==> flow/design.v <==
module n_delay #(
    parameter  int unsigned Latency    = 1,
    parameter  int unsigned Width      = 8,
    localparam int unsigned LatencyMin = Latency == 0 ? 1 : Latency
) (
    input  logic                        clk_i,
    input  logic                        en_i,
    input  logic                        rst_ni,
    input  logic [           Width-1:0] data_i,
    output logic [           Width-1:0] data_o,
    output logic [LatencyMin*Width-1:0] buffer_o
);
  logic [(Latency+1)-1:0][Width-1:0] buffer_temp;
  assign buffer_temp[0] = data_i;
  assign data_o = buffer_temp[(Latency+1)-1];
  for (genvar n = 0; n < Latency; n++) begin : gen_buffer
    always_ff @(posedge clk_i)
      if (!rst_ni) buffer_temp[n+1] <= '0;
      else if (en_i) buffer_temp[n+1] <= buffer_temp[n];
  end
  if (Latency == 0) assign buffer_o = data_i;
  else if (Latency == 1) assign buffer_o = buffer_temp[0];
  else assign buffer_o = buffer_temp[Latency-1:0];
endmodule
(* use_dsp = "yes" *)
module integer_multiplier #(
    parameter  int unsigned WidthX  = 4,
    parameter  int unsigned WidthK  = 8,
    parameter  int unsigned Latency = 1,
    localparam int unsigned WidthY  = WidthX + WidthK
) (
    input  logic                     clk_i,
    input  logic                     rst_ni,
    input  logic                     en_i,
    input  logic signed [WidthX-1:0] x_i,
    input  logic signed [WidthK-1:0] k_i,
    output logic signed [WidthY-1:0] y_o
);
  logic signed [WidthY-1:0] temp_mul;
  always_ff @(posedge clk_i)
    if (!rst_ni) temp_mul <= '0;
    else if (en_i) temp_mul <= $signed(x_i) * $signed(k_i);
  n_delay #(
      .Latency(Latency - 1),
      .Width  (WidthY)
  ) i_mac_delay (
      .clk_i   (clk_i),
      .en_i    (en_i),
      .rst_ni  (rst_ni),
      .data_i  (temp_mul),
      .data_o  (y_o),
      .buffer_o()
  );
endmodule
(* use_dsp = "yes" *)
module minifloat_multiplier #(
    parameter  int unsigned ExpWidthX   = 4,
    parameter  int unsigned ExpWidthK   = 4,
    parameter  int unsigned ManWidthX   = 3,
    parameter  int unsigned ManWidthK   = 3,
    parameter  int unsigned Latency     = 1,
    localparam int unsigned WidthX      = 1 + ExpWidthX + ManWidthX,
    localparam int unsigned WidthK      = 1 + ExpWidthK + ManWidthK,
    localparam int unsigned ManWidthMax = ((ManWidthX > ManWidthK) ? ManWidthX : ManWidthK),
    localparam int unsigned ExpWidthMax = ((ExpWidthX > ExpWidthK) ? ExpWidthX : ExpWidthK),
    localparam int unsigned WidthY      = 2 * (ManWidthMax + (2 ** ExpWidthMax))
) (
    input  logic                     clk_i,
    input  logic                     rst_ni,
    input  logic                     en_i,
    input  logic        [WidthX-1:0] x_i,
    input  logic        [WidthK-1:0] k_i,
    output logic signed [WidthY-1:0] y_o
);
  logic sign_x, sign_k;
  logic [ExpWidthX-1:0] exp_x;
  logic [ExpWidthK-1:0] exp_k;
  logic [ManWidthX-1:0] man_x;
  logic [ManWidthK-1:0] man_k;
  logic norm_x, norm_k;
  logic [(ManWidthX+1)-1:0] ext_man_x;   
  logic [(ManWidthK+1)-1:0] ext_man_k;   
  logic signed [(ManWidthX-1)+2:0] signed_man_x;   
  logic signed [(ManWidthK-1)+2:0] signed_man_k;   
  logic signed [WidthY-1:0] fixed_product;
  always_comb begin
    {sign_x, exp_x, man_x} = x_i;
    {sign_k, exp_k, man_k} = k_i;
    {norm_x, norm_k} = {|exp_x, |exp_k};
    ext_man_x = {norm_x, man_x};   
    ext_man_k = {norm_k, man_k};   
    signed_man_x = sign_x ? -ext_man_x : ext_man_x;   
    signed_man_k = sign_k ? -ext_man_k : ext_man_k;   
    fixed_product = ($signed(signed_man_x) * $signed(signed_man_k)) <<
        ($unsigned({1'b0, exp_x} + {1'b0, exp_k}) - $unsigned(norm_x) - $unsigned(norm_k));
  end
  logic signed [WidthY-1:0] temp_mul;
  always_ff @(posedge clk_i) begin
    if (!rst_ni) temp_mul <= '0;
    else if (en_i) temp_mul <= fixed_product;
  end
  n_delay #(
      .Latency(Latency - 1),
      .Width  (WidthY)
  ) i_mac_delay (
      .clk_i   (clk_i),
      .en_i    (en_i),
      .rst_ni  (rst_ni),
      .data_i  (temp_mul),
      .data_o  (y_o),
      .buffer_o()
  );
endmodule
module acc #(
    parameter int unsigned WidthX  = 4,
    parameter int unsigned WidthY  = 16,
    parameter int unsigned Latency = 1
) (
    input  logic                     clk_i,
    input  logic                     rst_ni,
    input  logic                     en_i,
    input  logic                     x_valid_i,
    input  logic                     first_i,
    input  logic signed [WidthX-1:0] x_i,
    output logic signed [WidthY-1:0] y_o
);
  logic signed [WidthY-1:0] temp_acc;
  always_ff @(posedge clk_i)
    if (!rst_ni) temp_acc <= '0;
    else if (en_i && x_valid_i) begin
      temp_acc <= WidthY'($signed(x_i)) + $signed(first_i ? WidthY'(0) : temp_acc);
    end
  n_delay #(
      .Latency(Latency - 1),
      .Width  (WidthY)
  ) i_mac_delay (
      .clk_i   (clk_i),
      .en_i    (en_i),
      .rst_ni  (rst_ni),
      .data_i  (temp_acc),
      .data_o  (y_o),
      .buffer_o()
  );
endmodule
module tri_buffer #(
    parameter int unsigned Width = 8,
    parameter int unsigned Size  = 4
) (
    input  logic                       clk_i,
    input  logic                       rst_ni,
    input  logic                       en_i,
    input  logic [Size-1:0][Width-1:0] x_i,
    output logic [Size-1:0][Width-1:0] y_o
);
  logic signed [Size-1:0][Size-1:0][Width-1:0] buffer;  
  assign buffer[0] = x_i;   
  for (genvar row = 1; row < Size; row++) begin : gen_row   
    for (genvar col = row; col < Size; col++) begin : gen_col   
      always_ff @(posedge clk_i)
        if (!rst_ni) buffer[row][col] <= 0;
        else if (en_i) buffer[row][col] <= buffer[row-1][col];
    end
  end
  for (genvar col = 0; col < Size; col++) begin : gen_output   
    assign y_o[col] = buffer[col][col];   
  end
endmodule
module axis_sa #(
    parameter int unsigned LatencyMul = 1,
    parameter int unsigned LatencyAcc = 1,
    parameter int unsigned Rows = 4,
    parameter int unsigned Cols = 8,
    parameter int unsigned WidthY = 16,   
    parameter int unsigned MacType = 0,   
    parameter int unsigned WidthX = 4,
    parameter int unsigned WidthK = 8,
    parameter int unsigned ExpWidthX = 4,
    parameter int unsigned ExpWidthK = 4,
    parameter int unsigned ManWidthX = 3,
    parameter int unsigned ManWidthK = 3,
    parameter int unsigned WidthM = WidthX + WidthK,   
    localparam int unsigned FpWidthX = 1 + ExpWidthX + ManWidthX,
    localparam int unsigned FpWidthK = 1 + ExpWidthK + ManWidthK,
    localparam int unsigned ManWidthMax = ((ManWidthX > ManWidthK) ? ManWidthX : ManWidthK),
    localparam int unsigned ExpWidthMax = ((ExpWidthX > ExpWidthK) ? ExpWidthX : ExpWidthK),
    localparam int unsigned FpWidthM = 2 * (ManWidthMax + (2 ** ExpWidthMax)),
    localparam int unsigned DiagLen = (Rows + Cols) - 1,
    localparam int unsigned ActualWidthX = (MacType == 0) ? WidthX : FpWidthX,
    localparam int unsigned ActualWidthK = (MacType == 0) ? WidthK : FpWidthK,
    localparam int unsigned ActualWidthM = (MacType == 0) ? WidthY : FpWidthM
) (
    input  logic                              clk_i,
    input  logic                              rst_ni,
    input  logic                              s_valid_i,
    input  logic                              s_last_i,
    input  logic                              m_ready_i,
    output logic                              s_ready_o,
    output logic                              m_valid_o,
    output logic                              m_last_o,
    input  logic [Rows-1:0][ActualWidthX-1:0] sx_data_i,
    input  logic [Cols-1:0][ActualWidthK-1:0] sk_data_i,
    output logic [Rows-1:0][      WidthY-1:0] m_data_o
);
  logic en_mac, en_shift;
  logic [Rows-1:0][ActualWidthX-1:0] xi_delayed;
  logic [Cols-1:0][ActualWidthK-1:0] ki_delayed, sk_reversed;
  logic [Rows-1:0][Cols-1:0][ActualWidthX-1:0] xi;
  logic [Rows-1:0][Cols-1:0][ActualWidthK-1:0] ki;
  logic [Rows-1:0][Cols-1:0][ActualWidthM-1:0] mo;
  logic [Rows-1:0][Cols-1:0][WidthY-1:0] ao, ro;
  logic [DiagLen-1:0] r_valid, r_last, r_copy, r_clear, conflict, a_valid, m_first;
  logic [LatencyMul+LatencyAcc+DiagLen-1:0] valid, vlast;
  assign en_mac   = !(|conflict);  
  assign en_shift = r_valid[DiagLen-1] && m_ready_i;   
  logic busy, s_fire;
  assign s_ready_o = en_mac && !busy;
  assign s_fire = s_valid_i && s_ready_o;
  always_ff @(posedge clk_i)
    if (!rst_ni) busy <= 1'b0;
    else if (s_fire && s_last_i) busy <= 1'b1;
    else if (m_valid_o && m_ready_i && m_last_o) busy <= 1'b0;
  for (genvar c = 0; c < Cols; c++) assign sk_reversed[c] = sk_data_i[Cols-1-c];
  tri_buffer #(
      .Width(ActualWidthX),
      .Size (Rows)
  ) i_tri_x (
      .clk_i (clk_i),
      .rst_ni(rst_ni),
      .en_i  (en_mac),
      .x_i   (sx_data_i),
      .y_o   (xi_delayed)
  );
  tri_buffer #(
      .Width(ActualWidthK),
      .Size (Cols)
  ) i_tri_k (
      .clk_i (clk_i),
      .rst_ni(rst_ni),
      .en_i  (en_mac),
      .x_i   (sk_reversed),
      .y_o   (ki_delayed)
  );
  n_delay #(
      .Latency(LatencyMul + LatencyAcc + DiagLen),
      .Width  (1)
  ) i_valid (
      .clk_i   (clk_i),
      .en_i    (en_mac),
      .rst_ni  (rst_ni),
      .data_i  (s_valid_i && !busy),
      .data_o  (),
      .buffer_o(valid)
  );
  n_delay #(
      .Latency(LatencyMul + LatencyAcc + DiagLen),
      .Width  (1)
  ) i_vlast (
      .clk_i   (clk_i),
      .en_i    (en_mac),
      .rst_ni  (rst_ni),
      .data_i  (s_valid_i && !busy && s_last_i),
      .data_o  (),
      .buffer_o(vlast)
  );
  for (genvar r = 0; r < Rows; r++) begin
    for (genvar c = 0; c < Cols; c++) begin
      if (c == 0) assign xi[r][c] = xi_delayed[r];
      else   
        always_ff @(posedge clk_i)
          if (!rst_ni) xi[r][c] <= '0;
          else if (en_mac) xi[r][c] <= xi[r][c-1];
      if (r == 0) assign ki[r][c] = ki_delayed[c];
      else   
        always_ff @(posedge clk_i)
          if (!rst_ni) ki[r][c] <= '0;
          else if (en_mac) ki[r][c] <= ki[r-1][c];
    end
  end
  for (genvar r = 0; r < Rows; r++) begin : MR
    for (genvar c = 0; c < Cols; c++) begin : MC
      if (MacType == 0) begin
        logic signed [WidthM-1:0] mul_y;
        assign mo[r][c] = ActualWidthM'(mul_y);
        integer_multiplier #(
            .WidthX (WidthX),
            .WidthK (WidthK),
            .Latency(LatencyMul)
        ) MUL (
            .clk_i (clk_i),
            .rst_ni(rst_ni),
            .en_i  (en_mac),
            .x_i   (xi[r][c]),
            .k_i   (ki[r][c]),
            .y_o   (mul_y)
        );
      end else begin
        minifloat_multiplier #(
            .ExpWidthX(ExpWidthX),
            .ExpWidthK(ExpWidthK),
            .ManWidthX(ManWidthX),
            .ManWidthK(ManWidthK),
            .Latency  (LatencyMul)
        ) MUL (
            .clk_i (clk_i),
            .rst_ni(rst_ni),
            .en_i  (en_mac),
            .x_i   (xi[r][c]),
            .k_i   (ki[r][c]),
            .y_o   (mo[r][c])
        );
      end
    end
  end
  for (genvar d = 0; d < DiagLen; d++) begin
    always_ff @(posedge clk_i)
      if (!rst_ni) m_first[d] <= 1'b1;
      else if (valid[LatencyMul+d]) m_first[d] <= vlast[LatencyMul+d];
  end
  for (genvar r = 0; r < Rows; r++) begin : AR
    for (genvar c = 0; c < Cols; c++) begin : AC
      localparam d = (r + c);
      acc #(
          .WidthX (ActualWidthM),
          .WidthY (WidthY),
          .Latency(LatencyAcc)
      ) ACC (
          .clk_i    (clk_i),
          .rst_ni   (rst_ni),
          .en_i     (en_mac),
          .x_valid_i(valid[LatencyMul+d]),
          .first_i  (m_first[d]),
          .x_i      (mo[r][c]),
          .y_o      (ao[r][c])
      );
    end
  end
  for (genvar d = 0; d < DiagLen; d++) begin
    if (d == 0) assign r_last[0] = r_valid[0];
    else
      always_ff @(posedge clk_i)
        if (!rst_ni) r_last[d] <= 0;
        else if (en_shift)
          if ((d >= (Cols - 1)) && m_last_o)
            r_last[d] <= 0;   
          else r_last[d] <= r_last[d-1];   
    always_ff @(posedge clk_i)
      if (!rst_ni) a_valid[d] <= 0;
      else if (en_mac) a_valid[d] <= vlast[LatencyMul+LatencyAcc+d-1];
    assign conflict [d] = a_valid[d]  &&  r_valid[d];  
    assign r_copy   [d] = a_valid[d]  && !r_valid[d];  
    assign r_clear[d] = en_shift && r_last[d];   
    always_ff @(posedge clk_i)
      if (!rst_ni) r_valid[d] <= 0;
      else if ((d >= (Cols - 1)) && en_shift && m_last_o)
        r_valid[d] <= 0;   
      else if (r_copy[d]) r_valid[d] <= 1;
      else if (r_clear[d]) r_valid[d] <= 0;
  end
  for (genvar r = 0; r < Rows; r++) begin
    for (genvar c = 0; c < Cols; c++) begin
      if (c == 0) begin
        always_ff @(posedge clk_i)
          if (!rst_ni) ro[r][0] <= '0;
          else if (r_copy[(r + 0)]) ro[r][0] <= ao[r][0];
      end else begin
        always_ff @(posedge clk_i)
          if (!rst_ni) ro[r][c] <= '0;
          else if (r_copy[(r + c)]) ro[r][c] <= ao[r][c];
          else if (en_shift) ro[r][c] <= ro[r][c-1];
      end
    end
  end
  assign m_valid_o = r_valid[DiagLen-1];
  assign m_last_o  = r_last[Cols-1];
  for (genvar r = 0; r < Rows; r++) assign m_data_o[r] = ro[r][Cols-1];
endmodule
module sa_top (
    input  logic          clk_i,
    input  logic          rst_ni,
    input  logic          s_valid_i,
    input  logic          s_last_i,
    input  logic          m_ready_i,
    output logic          s_ready_o,
    output logic          m_valid_o,
    output logic          m_last_o,
    input  logic [ 15:0]  sx_data_i,
    input  logic [ 63:0]  sk_data_i,
    output logic [ 63:0]  m_data_o
);
  axis_sa #(
      .LatencyMul(1),
      .LatencyAcc(1),
      .Rows      (4),
      .Cols      (8),
      .WidthY    (16),
      .MacType   (0),
      .WidthX    (4),
      .WidthK    (8)
  ) i_sa (
      .clk_i    (clk_i),
      .rst_ni   (rst_ni),
      .s_valid_i(s_valid_i),
      .s_last_i (s_last_i),
      .m_ready_i(m_ready_i),
      .s_ready_o(s_ready_o),
      .m_valid_o(m_valid_o),
      .m_last_o (m_last_o),
      .sx_data_i(sx_data_i),
      .sk_data_i(sk_data_i),
      .m_data_o (m_data_o)
  );
endmodule
Reports on sa_top

Tool output for the design above, in the order of the flow.
Lines are those of the file above, counted from 1.
Operators: Yosys type, input widths -> output width; for muxes data width and select width s.
Cell names lack the library's common part.
The mark -- stands for no value.

Top: sa_top
Clock port: clk_i
Standard-cell library: sky130hd
Corner: tt_025C_1v80

Word level

Yosys after proc, flatten, opt, wreduce and memory -nomap, before mapping. Memory bits, and registers merged into a memory's read port (data or address), are not among the register bits. Print and check cells are not counted. Equal cells are merged and count once.

Flip-flop bits (word level): 2013
Input bits: 85
Output and inout port bits: 67
Word-level cells: 489

Add/sub/neg operators: 32
Multiply operators: 32
Multiplexer cells: 109
Bitwise logic cells: 1
Reduce/logical cells: 80

Operators by type and width:

| kind              | count |
| $mul 4x8->12      | 32 |
| $mux 16           | 88 |
| $add 12x16->16    | 32 |
| $logic_and 1x1->1 | 47 |
| $reduce_bool 2->1 | 18 |
| $mux 1            | 21 |
| $logic_not 1->1   | 13 |
| $reduce_or 11->1  | 1 |
| $reduce_or 2->1   | 1 |
| $not 1->1         | 1 |

Depth

Depth = most cells in a row (Yosys ltp): at word level without a register or memory, in the mapped netlist without a sequential cell, where the memories' decode and read muxes count.

Word-level depth: 7
ABC_AREA: 1
Gate-level depth with buffers: 19
Depth with buffers taken out: 18

After synthesis

The flow's flattened synthesis, as Yosys stat reports it; memories are mapped. The netlist is that of the ABC_AREA named above (0 if unset); the other value can give another one.
The area totals of this step are shown rounded.

Cells by type:

| type     | count | total area (um2) |
| dfxtp_1  | 2013  | 4.03E+04 |
| ha_1     | 1120  | 1.4E+04 |
| nand2_1  | 3743  | 1.4E+04 |
| o21ai_0  | 2358  | 1.18E+04 |
| fa_1     | 576   | 1.15E+04 |
| inv_1    | 2826  | 1.06E+04 |
| a21oi_1  | 1935  | 9.68E+03 |
| nor2_1   | 2345  | 8.8E+03 |
| nand3_1  | 851   | 4.26E+03 |
| clkbuf_1 | 674   | 2.53E+03 |
| xor2_1   | 202   | 1.77E+03 |
| xnor2_1  | 200   | 1751.68 |
| buf_2    | 165   | 825.792 |
| nand4_1  | 88    | 550.528 |
| buf_4    | 71    | 533.011 |
| or2_2    | 80    | 500.48 |
| o21a_1   | 62    | 465.446 |
| a21boi_0 | 46    | 345.331 |

Other cell types: 17; their cells: 282.

Standard cells after synthesis: 19637
Mapped area: 140000 um2
Sequential part of the area: 40000 um2
Flip-flops: 2013
Buffer cells: 948

Worst setup path after synthesis

Path of least setup slack by OpenSTA after synthesis, without wires, with an ideal clock, recovery checks aside; 20% of the period is set as input and as output delay. Where synthesis merged equal registers, the netlist keeps one of their names.

Kind: input -> register
Start point: input port sx_data_i[1]
End point: register i_sa.MR[0].MC[0].genblk1.MUL.temp_mul[9]
Period: 4.2 ns
External input delay: 0.840 ns
Library setup time: 0.120 ns
Launch time at the first pin: 0.840 ns
Arrival time: 3.823 ns
Slack: 0.257 ns
Delay of the path: 3.103 ns
Stages: 13
Period reached after synthesis: 3.943 ns

"delay of the path" is the arrival time less input delay plus setup time.
"stages" counts driving pins, that of a launching flip-flop among them; a cell with two outputs on the path counts twice.
"period reached after synthesis" is the clock period less the worst setup slack; recovery checks do not enter. This is arithmetic on one report: input and output delays are still those of the set period (20% each).
The rows between start and end are the longest chain of elaborated cells between them; the timing report does not say that the signal goes this way. Where chains are equally long, one stands for them.
A line is the first line of the expression or statement that the cell stems from. Yosys adds cells for indexed reads and writes and turns some case tables into memories.

Cells stage by stage: clkbuf_1 > nand2_1 > fa_1 > fa_1 > inv_1 > fa_1 > ha_1 > fa_1 > nand3_1 > nand2_1 > a21oi_1 > xor2_1 > a21oi_1
Cells in the longest elaborated chain: 1
Elaborated cells on any way between the ends: 1
RTL lines with such cells: 1

Ends and longest elaborated chain, after synthesis:

| element            | line | source |
| start: declaration | 386  | `input  logic [ 15:0]  sx_data_i,` |
| $mul 4x8->12       | 42   | `else if (en_i) temp_mul <= $signed(x_i) * $signed(k_i);` |
| end: assignment    | 41   | `if (!rst_ni) temp_mul <= '0;` |
| end: assignment    | 42   |  |
| end: declaration   | 39   | `logic signed [WidthY-1:0] temp_mul;` |

Timing after layout

Path of least setup slack in the final report of run 1 (OpenROAD, finished layout, wires in). Where an end is a register, its clock arrival counts in the times.

Kind: register -> output
Start point: register (no name shown)
End point: output port s_ready_o
Period: 5.8 ns
Output delay: 1.16 ns
Launch time at the first pin: 0.89 ns
Arrival time: 3.13 ns
Slack: 1.51 ns
Stages: 7

The rows between start and end are the longest chain of elaborated cells between them; the timing report does not say that the signal goes this way. Where chains are equally long, one stands for them.

Cells stage by stage: dfxtp_1 > nand2_1 > nand3_2 > nor2_4 > nand2_8 > nor2_2 > clkdlybuf4s50_1
Cells in the longest elaborated chain: 4
Elaborated cells on any way between the ends: 4
RTL lines with such cells: 3

Ends and longest elaborated chain, post-layout:

| element           | line | source |
| $logic_and 1x1->1 | 349  | `assign conflict [d] = a_valid[d]  &&  r_valid[d];` |
| $reduce_or 11->1  | 213  | `assign en_mac   = !(\|conflict);` |
| $logic_not 1->1   | 213  |  |
| $logic_and 1x1->1 | 216  | `assign s_ready_o = en_mac && !busy;` |
| end: declaration  | 383  | `output logic          s_ready_o,` |

Data sheet: physical implementation of sa_top

sa_top through Yosys and OpenROAD on sky130hd: 6 stored runs, unordered, with their settings and measured results. The constraints put input and output delay at 20% of the set period each and load the outputs with 0.01 pF.
"achieved period" is the run's clock period less its worst setup slack. It is reckoned from that one timing run; input and output delays stay at 20% of the period that was set.
"critical setup path time" = time allowed to the worst setup path (clock period - input delay - output delay, where it has them) - its slack; a late launch clock adds to it, a late capture clock takes from it.
Values from the reports are rounded here.
Among the settings, . means not set for that run.

| setting or result                     | run 1              | run 2                | run 3                | run 4              | run 5              | run 6             |
| ABC_AREA                              | 1                  | .                    | .                    | .                  | 1                  | .                 |
| CAP_MARGIN                            | 15                 | 20                   | 20                   | 20                 | 20                 | 20                |
| CELL_PAD_IN_SITES_GLOBAL_PLACEMENT    | 1                  | 3                    | .                    | .                  | .                  | 2                 |
| CORE_ASPECT_RATIO                     | 0.75               | .                    | .                    | .                  | .                  | 1.14              |
| CORE_UTILIZATION                      | 19                 | 31                   | 40                   | 40                 | 52                 | 34                |
| CTS_CLUSTER_DIAMETER                  | 87                 | 37                   | .                    | .                  | .                  | .                 |
| GPL_ROUTABILITY_DRIVEN                | 0                  | .                    | .                    | .                  | 1                  | .                 |
| HOLD_SLACK_MARGIN                     | 0.07               | .                    | .                    | .                  | .                  | .                 |
| MIN_ROUTING_LAYER                     | met1               | met2                 | .                    | .                  | .                  | .                 |
| PLACE_DENSITY                         | 0.6                | .                    | 0.6                  | 0.6                | .                  | 0.56              |
| SETUP_SLACK_MARGIN                    | 1.36               | 0.04                 | .                    | .                  | 0.64               | .                 |
| SLEW_MARGIN                           | 35                 | 20                   | 20                   | 20                 | 20                 | 20                |
| period_ns                             | 5.8                | 2.29                 | 4.06                 | 4.2                | 5.2                | 6.91              |
| CORE_MARGIN                           | 2                  | 2                    | 2                    | 2                  | 2                  | 2                 |
| CELL_PAD_IN_SITES_DETAIL_PLACEMENT    | .                  | 2                    | .                    | .                  | .                  | .                 |
| GPL_TIMING_DRIVEN                     | .                  | 0                    | .                    | .                  | .                  | .                 |
| MAX_ROUTING_LAYER                     | .                  | met5                 | .                    | .                  | .                  | met5              |
| PLACE_DENSITY_LB_ADDON                | .                  | 0.09                 | .                    | .                  | 0.28               | .                 |
| TNS_END_PERCENT                       | .                  | 100                  | .                    | .                  | 100                | .                 |
| standard-cell area after layout (um2) | 150000             | 180000               | 150000               | 150000             | 150000             | 150000            |
| full die area (um2)                   | 720000             | 430000               | 330000               | 330000             | 270000             | 390000            |
| smallest setup slack (ns)             | 1.5                | -2.0                 | 0.17                 | 0.15               | 0.85               | 2.0               |
| worst-case hold slack (ns)            | 0.42               | -0.027               | 0.29                 | 0.30               | 0.45               | 0.45              |
| critical setup path time (ns)         | 3.13               | 4.28                 | 3.89                 | 3.21               | 3.31               | 3.56              |
| critical path type                    | register -> output | register -> register | register -> register | register -> output | register -> output | input -> register |
| achieved period (ns)                  | 4.290              | 4.275                | 3.891                | 4.051              | 4.348              | 4.941             |
| netlist area reported by Yosys (um2)  | 140000             | 130000               | 130000               | 130000             | 140000             | 130000            |
